==> flow/design.v <==
module cpu #(  
	parameter ADDR_W = 12,
	parameter INST_W = 32,
	parameter DATA_W = 11
)(
    input                   i_clk,
    input                   i_rst_n,
    input                   i_i_valid_inst,  
    input  [ INST_W-1 : 0 ] i_i_inst,        
    input                   i_d_valid_data,  
    input  [ DATA_W-1 : 0 ] i_d_data,        
    output                  o_i_valid_addr,  
    output [ ADDR_W-1 : 0 ] o_i_addr,        
    output [ DATA_W-1 : 0 ] o_d_w_data,      
    output [ ADDR_W-1 : 0 ] o_d_w_addr,      
    output [ ADDR_W-1 : 0 ] o_d_r_addr,      
    output                  o_d_MemRead,     
    output                  o_d_MemWrite,    
    output                  o_finish
);
localparam ALU_ADD = 3'd0, ALU_SUB = 3'd1, ALU_XOR = 3'd2, ALU_OR = 3'd3,
           ALU_AND = 3'd4, ALU_SLL = 3'd5, ALU_SRL = 3'd6;
integer i;
reg  [ADDR_W-1:0] pc_r;
reg               o_i_valid_addr_r;
reg               branch_r;           
reg               stall_r;            
reg  [INST_W-1:0] hold_inst_r;
reg               done_r, done2_r, o_finish_r;
reg               rd_write_id_r, mem_read_id_r, mem_write_id_r, alu_src_id_r;
reg  [2:0]        alu_ctr_r;
reg  [4:0]        rs1_id_r, rs2_id_r, rd_id_r;
reg  [DATA_W-1:0] rs1_value_r, rs2_value_r;
reg  [ADDR_W-1:0] imm_r;
reg               rd_write_ex_r, mem_read_ex_r;
reg  [4:0]        rd_ex_r;
reg  [DATA_W-1:0] alu_out_r;
reg  [ADDR_W-1:0] o_d_addr_r;
reg  [DATA_W-1:0] o_d_data_r;
reg               o_d_MemRead_r, o_d_MemWrite_r;
reg               rd_write_mem_r, mem_read_mem_r;
reg  [4:0]        rd_mem_r;
reg  [DATA_W-1:0] alu_out_mem_r;
reg  [DATA_W-1:0] reg_file_r [1:31];
assign o_i_valid_addr = o_i_valid_addr_r;
assign o_i_addr       = pc_r;
assign o_d_w_addr     = o_d_addr_r;
assign o_d_r_addr     = o_d_addr_r;
assign o_d_w_data     = o_d_data_r;
assign o_d_MemRead    = o_d_MemRead_r;
assign o_d_MemWrite   = o_d_MemWrite_r;
assign o_finish       = o_finish_r;
wire [DATA_W-1:0] write_back_data = mem_read_mem_r ? i_d_data : alu_out_mem_r;
wire [INST_W-1:0] inst     = stall_r ? hold_inst_r : i_i_inst;
wire              id_valid = (stall_r | (i_i_valid_inst & ~branch_r)) & ~done_r;
wire [6:0] opcode = inst[6:0];
wire [4:0] rd     = inst[11:7];
wire [2:0] func_3 = inst[14:12];
wire [4:0] rs1    = inst[19:15];
wire [4:0] rs2    = inst[24:20];
wire [6:0] func_7 = inst[31:25];
wire [ADDR_W-1:0] imm_i = inst[31:20];
wire [ADDR_W-1:0] imm_s = {inst[31:25], inst[11:7]};
wire [ADDR_W-1:0] bta   = {inst[7], inst[30:25], inst[11:8], 1'b0};
wire op_ld  = (opcode == 7'b0000011);
wire op_sd  = (opcode == 7'b0100011);
wire op_br  = (opcode == 7'b1100011) && (func_3[2:1] == 2'b00);
wire op_imm = (opcode == 7'b0010011) && (func_3 != 3'b010) && (func_3 != 3'b011);
wire op_r   = (opcode == 7'b0110011) &&
              ((func_7 == 7'b0100000) ||
               ((func_7 == 7'b0000000) && (func_3 != 3'b001) && (func_3 != 3'b010) &&
                (func_3 != 3'b011) && (func_3 != 3'b101)));
wire op_eof = &inst;
wire use_rs1 = op_ld | op_sd | op_br | op_imm | op_r;
wire use_rs2 = op_sd | op_br | op_r;
wire wr_rd   = (op_ld | op_imm | op_r) && (rd != 5'd0);
reg [2:0] alu_ctr_w;
always @(*) begin
    alu_ctr_w = ALU_ADD;
    if (op_r && func_7[5]) alu_ctr_w = ALU_SUB;
    else if (op_r || op_imm) begin
        case (func_3)
            3'b100:  alu_ctr_w = ALU_XOR;
            3'b110:  alu_ctr_w = ALU_OR;
            3'b111:  alu_ctr_w = ALU_AND;
            3'b001:  alu_ctr_w = ALU_SLL;
            3'b101:  alu_ctr_w = ALU_SRL;
            default: alu_ctr_w = ALU_ADD;
        endcase
    end
end
reg [DATA_W-1:0] rs1_value, rs2_value;
always @(*) begin
    if (rs1 == 5'd0)                               rs1_value = 0;
    else if (rd_write_ex_r && !mem_read_ex_r && rd_ex_r == rs1) rs1_value = alu_out_r;
    else if (rd_write_mem_r && rd_mem_r == rs1)    rs1_value = write_back_data;
    else                                           rs1_value = reg_file_r[rs1];
    if (rs2 == 5'd0)                               rs2_value = 0;
    else if (rd_write_ex_r && !mem_read_ex_r && rd_ex_r == rs2) rs2_value = alu_out_r;
    else if (rd_write_mem_r && rd_mem_r == rs2)    rs2_value = write_back_data;
    else                                           rs2_value = reg_file_r[rs2];
end
wire hit_id1  = use_rs1 && (rs1 != 5'd0) && (rs1 == rd_id_r);
wire hit_id2  = use_rs2 && (rs2 != 5'd0) && (rs2 == rd_id_r);
wire hit_ex1  = use_rs1 && (rs1 != 5'd0) && (rs1 == rd_ex_r);
wire hit_ex2  = use_rs2 && (rs2 != 5'd0) && (rs2 == rd_ex_r);
wire stall_w  = id_valid && (
                  (rd_write_id_r && mem_read_id_r && (hit_id1 || hit_id2)) ||       
                  (op_br && rd_write_id_r && (hit_id1 || hit_id2)) ||               
                  (op_br && rd_write_ex_r && mem_read_ex_r && (hit_ex1 || hit_ex2)));  
wire issue    = id_valid && !stall_w;
wire br_taken = issue && op_br && ((rs1_value == rs2_value) ^ func_3[0]);
wire [ADDR_W-1:0] id_pc = pc_r - 4;
reg [DATA_W-1:0] alu_in_1, alu_in_2;
always @(*) begin
    if (rd_write_ex_r && rd_ex_r == rs1_id_r)         alu_in_1 = alu_out_r;
    else if (rd_write_mem_r && rd_mem_r == rs1_id_r)  alu_in_1 = write_back_data;
    else                                              alu_in_1 = rs1_value_r;
    if (rd_write_ex_r && rd_ex_r == rs2_id_r)         alu_in_2 = alu_out_r;
    else if (rd_write_mem_r && rd_mem_r == rs2_id_r)  alu_in_2 = write_back_data;
    else                                              alu_in_2 = rs2_value_r;
end
wire [ADDR_W-1:0] opb  = alu_src_id_r ? imm_r : {alu_in_2[DATA_W-1], alu_in_2};
wire [ADDR_W-1:0] sum  = {alu_in_1[DATA_W-1], alu_in_1} + opb;
reg  [DATA_W-1:0] alu_out_w;
always @(*) begin
    case (alu_ctr_r)
        ALU_SUB: alu_out_w = alu_in_1 - alu_in_2;
        ALU_XOR: alu_out_w = alu_in_1 ^ opb[DATA_W-1:0];
        ALU_OR:  alu_out_w = alu_in_1 | opb[DATA_W-1:0];
        ALU_AND: alu_out_w = alu_in_1 & opb[DATA_W-1:0];
        ALU_SLL: alu_out_w = alu_in_1 << opb[4:0];
        ALU_SRL: alu_out_w = alu_in_1 >> opb[4:0];
        default: alu_out_w = sum[DATA_W-1:0];
    endcase
end
always @(posedge i_clk or negedge i_rst_n) begin
    if (~i_rst_n) begin
        pc_r             <= 0;
        o_i_valid_addr_r <= 0;
        branch_r         <= 0;
        stall_r          <= 0;
        hold_inst_r      <= 0;
        done_r           <= 0;
        done2_r          <= 0;
        o_finish_r       <= 0;
        rd_write_id_r    <= 0;
        mem_read_id_r    <= 0;
        mem_write_id_r   <= 0;
        alu_src_id_r     <= 0;
        alu_ctr_r        <= 0;
        rs1_id_r         <= 0;
        rs2_id_r         <= 0;
        rd_id_r          <= 0;
        rs1_value_r      <= 0;
        rs2_value_r      <= 0;
        imm_r            <= 0;
        rd_write_ex_r    <= 0;
        mem_read_ex_r    <= 0;
        rd_ex_r          <= 0;
        alu_out_r        <= 0;
        o_d_addr_r       <= 0;
        o_d_data_r       <= 0;
        o_d_MemRead_r    <= 0;
        o_d_MemWrite_r   <= 0;
        rd_write_mem_r   <= 0;
        mem_read_mem_r   <= 0;
        rd_mem_r         <= 0;
        alu_out_mem_r    <= 0;
        for (i = 1; i < 32; i = i + 1)
            reg_file_r[i] <= 0;
    end else begin
        o_i_valid_addr_r <= 1'b1;
        if (br_taken)
            pc_r <= id_pc + bta;
        else if (o_i_valid_addr_r && !stall_w)
            pc_r <= pc_r + 4;
        branch_r    <= br_taken;
        stall_r     <= stall_w;
        hold_inst_r <= inst;
        if (issue && op_eof) done_r <= 1'b1;
        done2_r    <= done_r;
        o_finish_r <= done2_r;
        rd_write_id_r  <= issue && wr_rd;
        mem_read_id_r  <= issue && op_ld;
        mem_write_id_r <= issue && op_sd;
        alu_src_id_r   <= !op_r;
        alu_ctr_r      <= alu_ctr_w;
        rs1_id_r       <= use_rs1 ? rs1 : 5'd0;
        rs2_id_r       <= use_rs2 ? rs2 : 5'd0;
        rd_id_r        <= wr_rd ? rd : 5'd0;
        rs1_value_r    <= rs1_value;
        rs2_value_r    <= rs2_value;
        imm_r          <= op_sd ? imm_s : imm_i;
        rd_write_ex_r  <= rd_write_id_r;
        mem_read_ex_r  <= mem_read_id_r;
        rd_ex_r        <= rd_id_r;
        alu_out_r      <= alu_out_w;
        o_d_addr_r     <= sum;
        o_d_data_r     <= alu_in_2;
        o_d_MemRead_r  <= mem_read_id_r;
        o_d_MemWrite_r <= mem_write_id_r;
        rd_write_mem_r <= rd_write_ex_r;
        mem_read_mem_r <= mem_read_ex_r;
        rd_mem_r       <= rd_ex_r;
        alu_out_mem_r  <= alu_out_r;
        if (rd_write_mem_r)
            reg_file_r[rd_mem_r] <= write_back_data;
    end
end
endmodule
# Reports on cpu
# Each step is given for the RTL above and for the edited RTL.
# Lines under "before" count in the file above, lines under "after" in the edited file.
# "delta" is "after" less "before", of the values as shown.
# Operators: Yosys type, input widths -> output width; for muxes data width and select width s.
# Library cell names are shortened.
# The mark - stands for no value.
# setup
top_module,cpu
clk_port,i_clk
lib,sky130hd
pvt_corner,tt_025C_1v80

# Diff
# The edit as a unified diff against the file above.
# This change comes from a script, not from a designer. No optimisation was intended, and the edited design may behave differently.
# begin of diff
@@ -1,5 +1,5 @@
 module cpu #(  
 	parameter ADDR_W = 12,
-	parameter INST_W = 32,
+	parameter INST_W = 64,
 	parameter DATA_W = 11
 )(
# end of diff

# After elaboration
# Yosys after proc, flatten, opt, wreduce and memory -nomap, before mapping. Print and check cells are not counted.
# word_totals
element,before,after,delta
register_bits,507,539,32
input_bits,47,79,32
out_inout_bits,51,51,0
word_cells,327,327,0
# op_classes
element,before,after,delta
n_addsub,5,5,0
n_eq,127,127,0
shift,2,2,0
mux,25,25,0
logic,17,17,0
reduce_logical,90,90,0
# op_table
operator,before,after,delta
$mux 32,1,0,-1
$reduce_and 32->1,1,0,-1
$mux 64,0,1,1
$reduce_and 64->1,0,1,1
$eq 5x5->1 const B,48,48,0
$logic_and 1x1->1,41,41,0
$reduce_and 2->1,31,31,0
$eq 5x4->1 const B,24,24,0
$eq 5x3->1 const B,12,12,0
$eq 5x5->1,12,12,0
$mux 11,11,11,0
$or 1x1->1,9,9,0
$eq 3x3->1 const B,7,7,0
$eq 5x2->1 const B,6,6,0
$logic_or 1x1->1,6,6,0
$mux 5,4,4,0
$eq 5x1->1 const B,3,3,0
$eq 7x6->1 const B,3,3,0
$logic_not 1->1,3,3,0
$mux 12,3,3,0
$reduce_bool 5->1,3,3,0
$add 12x12->12,2,2,0
$and 1x1->1,2,2,0
$eq 3x1->1 const B,2,2,0
$eq 3x2->1 const B,2,2,0
$logic_not 5->1,2,2,0
$mux 3,2,2,0
$ne 3x2->1 const B,2,2,0
# The list need not be complete.

# Depth
# Yosys ltp: most cells in a row. Word level: on the elaborated netlist, between registers, memories and ports. Mapped: between sequential cells and ports; inverters and the memories' decode and read muxes count.
# logic_depth
element,before,after,delta
ltp_word,21,21,0
abc_area,0,0,-
mapped_depth,25,25,0

# After synthesis
# The flow's flattened synthesis, as Yosys stat reports it; memories are mapped. The netlist is that of the ABC_AREA named above (0 if unset); the other value can give another one.
# by_type
cell,before,after,delta
nand2_1,335,372,37
mux2_2,28,62,34
dfrtp_1,502,534,32
a21oi_1,286,263,-23
nand3_1,97,75,-22
a222oi_1,19,41,22
o22ai_1,50,66,16
buf_2,29,45,16
a32oi_1,36,21,-15
a22oi_1,128,141,13
nor2_1,333,321,-12
mux2i_1,71,81,10
nand4_1,21,30,9
o21ai_1,13,4,-9
or2_1,11,2,-9
a22o_1,38,45,7
a31oi_1,19,12,-7
buf_6,12,5,-7
# The list need not be complete.
# mapped
element,before,after,delta
cell_count,3206,3252,46
mapped_area_mm2,0.0286375,0.0295621,0.0009246
seq_area_mm2,0.012562,0.0133628,0.0008008
flip_flops,502,534,32
buf_cells,249,258,9

# Path before layout
# Path of least setup slack by OpenSTA after synthesis, without wires, with an ideal clock, recovery checks aside; 20% of the period is set as input and as output delay. Where synthesis merged equal registers, the netlist keeps one of their names.
# synth_timing
element,before,after,delta
kind,in2reg,in2reg,-
startpoint,input port i_d_data[0],input port i_d_data[0],-
endpoint,register alu_out_r[10],register alu_out_r[10],-
tclk_ns,10.0,10.0,0.0
in_delay_ns,2.000,2.000,0.000
launch_ns,2.000,2.000,0.000
arrival_time_ns,5.720,5.639,-0.081
slack_ns,4.198,4.289,0.091
path_delay_ns,3.802,3.711,-0.091
path_stages,21,21,0
path_buffers,2,2,0
period_less_setup_slack_ns,5.802,5.711,-0.091
# "path_delay_ns" is the arrival time less input delay plus setup time.
# "path_stages" counts driving pins, that of a launching flip-flop among them; a cell with two outputs on the path counts twice.
# "period_less_setup_slack_ns" is the clock period less the worst setup slack; recovery checks do not enter. This is arithmetic on one report: input and output delays are still those of the set period (20% each).
# The rows between start and end are the longest chain of elaborated cells between them; the timing report does not say that the signal goes this way. Where chains are equally long, one stands for them.
# Each line given opens the expression or statement behind the cell; cells for indexed reads and writes are added by Yosys, which also makes memories of some case tables.
# synth_between_before
cell_sequence,mux2_2 -> mux2i_1 -> o21ai_0 -> mux2i_1 -> clkbuf_1 -> clkbuf_1 -> inv_1 -> ha_1 -> fa_1 -> a21oi_1 -> nor2_1 -> nor2_1 -> o21bai_1 -> a21oi_1 -> o21bai_1 -> a21oi_1 -> o21bai_1 -> a21oi_1 -> xnor2_1 -> nor2_1 -> a31oi_1
elab_chain_cells,6
cells_between,11
# synth_rtl_before
element,line_no,rtl
start: declaration,11,"input  [ DATA_W-1 : 0 ] i_d_data,"
$mux 11,53,wire [DATA_W-1:0] write_back_data = mem_read_mem_r ? i_d_data : alu_out_mem_r;
$mux 11,120,else if (rd_write_mem_r && rd_mem_r == rs2_id_r)  alu_in_2 = write_back_data;
$mux 11,119,if (rd_write_ex_r && rd_ex_r == rs2_id_r)         alu_in_2 = alu_out_r;
$mux 12,123,"wire [ADDR_W-1:0] opb  = alu_src_id_r ? imm_r : {alu_in_2[DATA_W-1], alu_in_2};"
$add 12x12->12,124,"wire [ADDR_W-1:0] sum  = {alu_in_1[DATA_W-1], alu_in_1} + opb;"
$pmux 11 s6,127,case (alu_ctr_r)
end: assignment,161,alu_out_r        <= 0;
end: assignment,198,alu_out_r      <= alu_out_w;
end: declaration,37,reg  [DATA_W-1:0] alu_out_r;
# synth_between_after
cell_sequence,mux2i_1 -> and3_1 -> o31ai_1 -> mux2i_1 -> clkbuf_1 -> clkbuf_1 -> inv_1 -> ha_1 -> fa_1 -> a21oi_1 -> nor2_1 -> nor2_1 -> o21bai_1 -> a21oi_1 -> o21bai_1 -> a21oi_1 -> o21bai_1 -> a21oi_1 -> xnor2_1 -> nor2_1 -> nor2_1
elab_chain_cells,6
cells_between,11
# synth_rtl_after
element,line_no,rtl
start: declaration,11,"input  [ DATA_W-1 : 0 ] i_d_data,"
$mux 11,53,wire [DATA_W-1:0] write_back_data = mem_read_mem_r ? i_d_data : alu_out_mem_r;
$mux 11,120,else if (rd_write_mem_r && rd_mem_r == rs2_id_r)  alu_in_2 = write_back_data;
$mux 11,119,if (rd_write_ex_r && rd_ex_r == rs2_id_r)         alu_in_2 = alu_out_r;
$mux 12,123,"wire [ADDR_W-1:0] opb  = alu_src_id_r ? imm_r : {alu_in_2[DATA_W-1], alu_in_2};"
$add 12x12->12,124,"wire [ADDR_W-1:0] sum  = {alu_in_1[DATA_W-1], alu_in_1} + opb;"
$pmux 11 s6,127,case (alu_ctr_r)
end: assignment,161,alu_out_r        <= 0;
end: assignment,198,alu_out_r      <= alu_out_w;
end: declaration,37,reg  [DATA_W-1:0] alu_out_r;

# Worst path after layout
# Path of least setup slack in the final report of the runs of set A (OpenROAD, finished layout, wires in). Where an end is a register, its clock arrival counts in the times.
# layout_timing
element,before,after,delta
kind,in2reg,in2reg,-
startpoint,input port i_i_inst[23],input port i_i_inst[19],-
endpoint,register pc_r[11],register pc_r[10],-
tclk_ns,7.66,7.66,0.00
in_delay_ns,1.53,1.53,0.00
launch_ns,1.53,1.53,0.00
arrival_time_ns,6.92,6.89,-0.03
slack_ns,1.31,1.30,-0.01
path_stages,14,16,2
path_buffers,2,3,1
# At most two assigning lines are given for a register; there are more.
# layout_between_before
cell_sequence,clkdlybuf4s50_1 -> nor3b_2 -> or2_1 -> a22oi_1 -> o221ai_1 -> o31ai_1 -> a221oi_1 -> xnor2_1 -> nand4_1 -> nor3_4 -> buf_12 -> mux2_2 -> or3_1 -> nand4_1
cells_between,65
# layout_rtl_before
element,line_no,rtl
start: declaration,9,"input  [ INST_W-1 : 0 ] i_i_inst,"
end: assignment,175,pc_r <= id_pc + bta;
end: assignment,177,pc_r <= pc_r + 4;
end: declaration,24,reg  [ADDR_W-1:0] pc_r;
# before: No chain of elaborated cells between the ends is given.
# layout_between_after
cell_sequence,clkdlybuf4s50_1 -> mux2i_4 -> inv_1 -> o21ai_2 -> nor2_1 -> a22o_1 -> or4b_1 -> nor4b_1 -> buf_4 -> a211oi_1 -> xnor2_1 -> and4_1 -> a31oi_1 -> or3b_1 -> buf_4 -> mux2i_1
cells_between,65
# layout_rtl_after
element,line_no,rtl
start: declaration,9,"input  [ INST_W-1 : 0 ] i_i_inst,"
end: assignment,175,pc_r <= id_pc + bta;
end: assignment,177,pc_r <= pc_r + 4;
end: declaration,24,reg  [ADDR_W-1:0] pc_r;
# after: No chain of elaborated cells between the ends is given.

# Layout results
# Both versions went through the flow (Yosys, OpenROAD) with the same settings in each pair. Constraints: input delay and output delay 20% of the set period each, output load 0.01 pF.
# settings_set_A
CORE_UTILIZATION,40
period_ns,7.66
CAP_MARGIN,20
CORE_MARGIN,2
SLEW_MARGIN,20
# results_set_A
element,before,after,delta
yosys.chip_area_mm2,0.0286375,0.0295621,0.0009246
design_die_area_mm2,0.0737503,0.076096,0.0023457
post_route_util_pct,46.4,47.0,0.6
timing.setup.ws_ns,1.307,1.301,-0.006
timing.hold.ws_ns,0.354,0.348,-0.006
totalPower_mw,7.959,8.381,0.422
period_less_ws_ns,6.353,6.359,0.006
# "period_less_ws_ns" = clock period - worst setup slack. The figure is calculated, with input and output delays left at 20% of the set period.
# "totalPower_mw" rests on the timing tool's default activity at the inputs, not on a simulated workload.
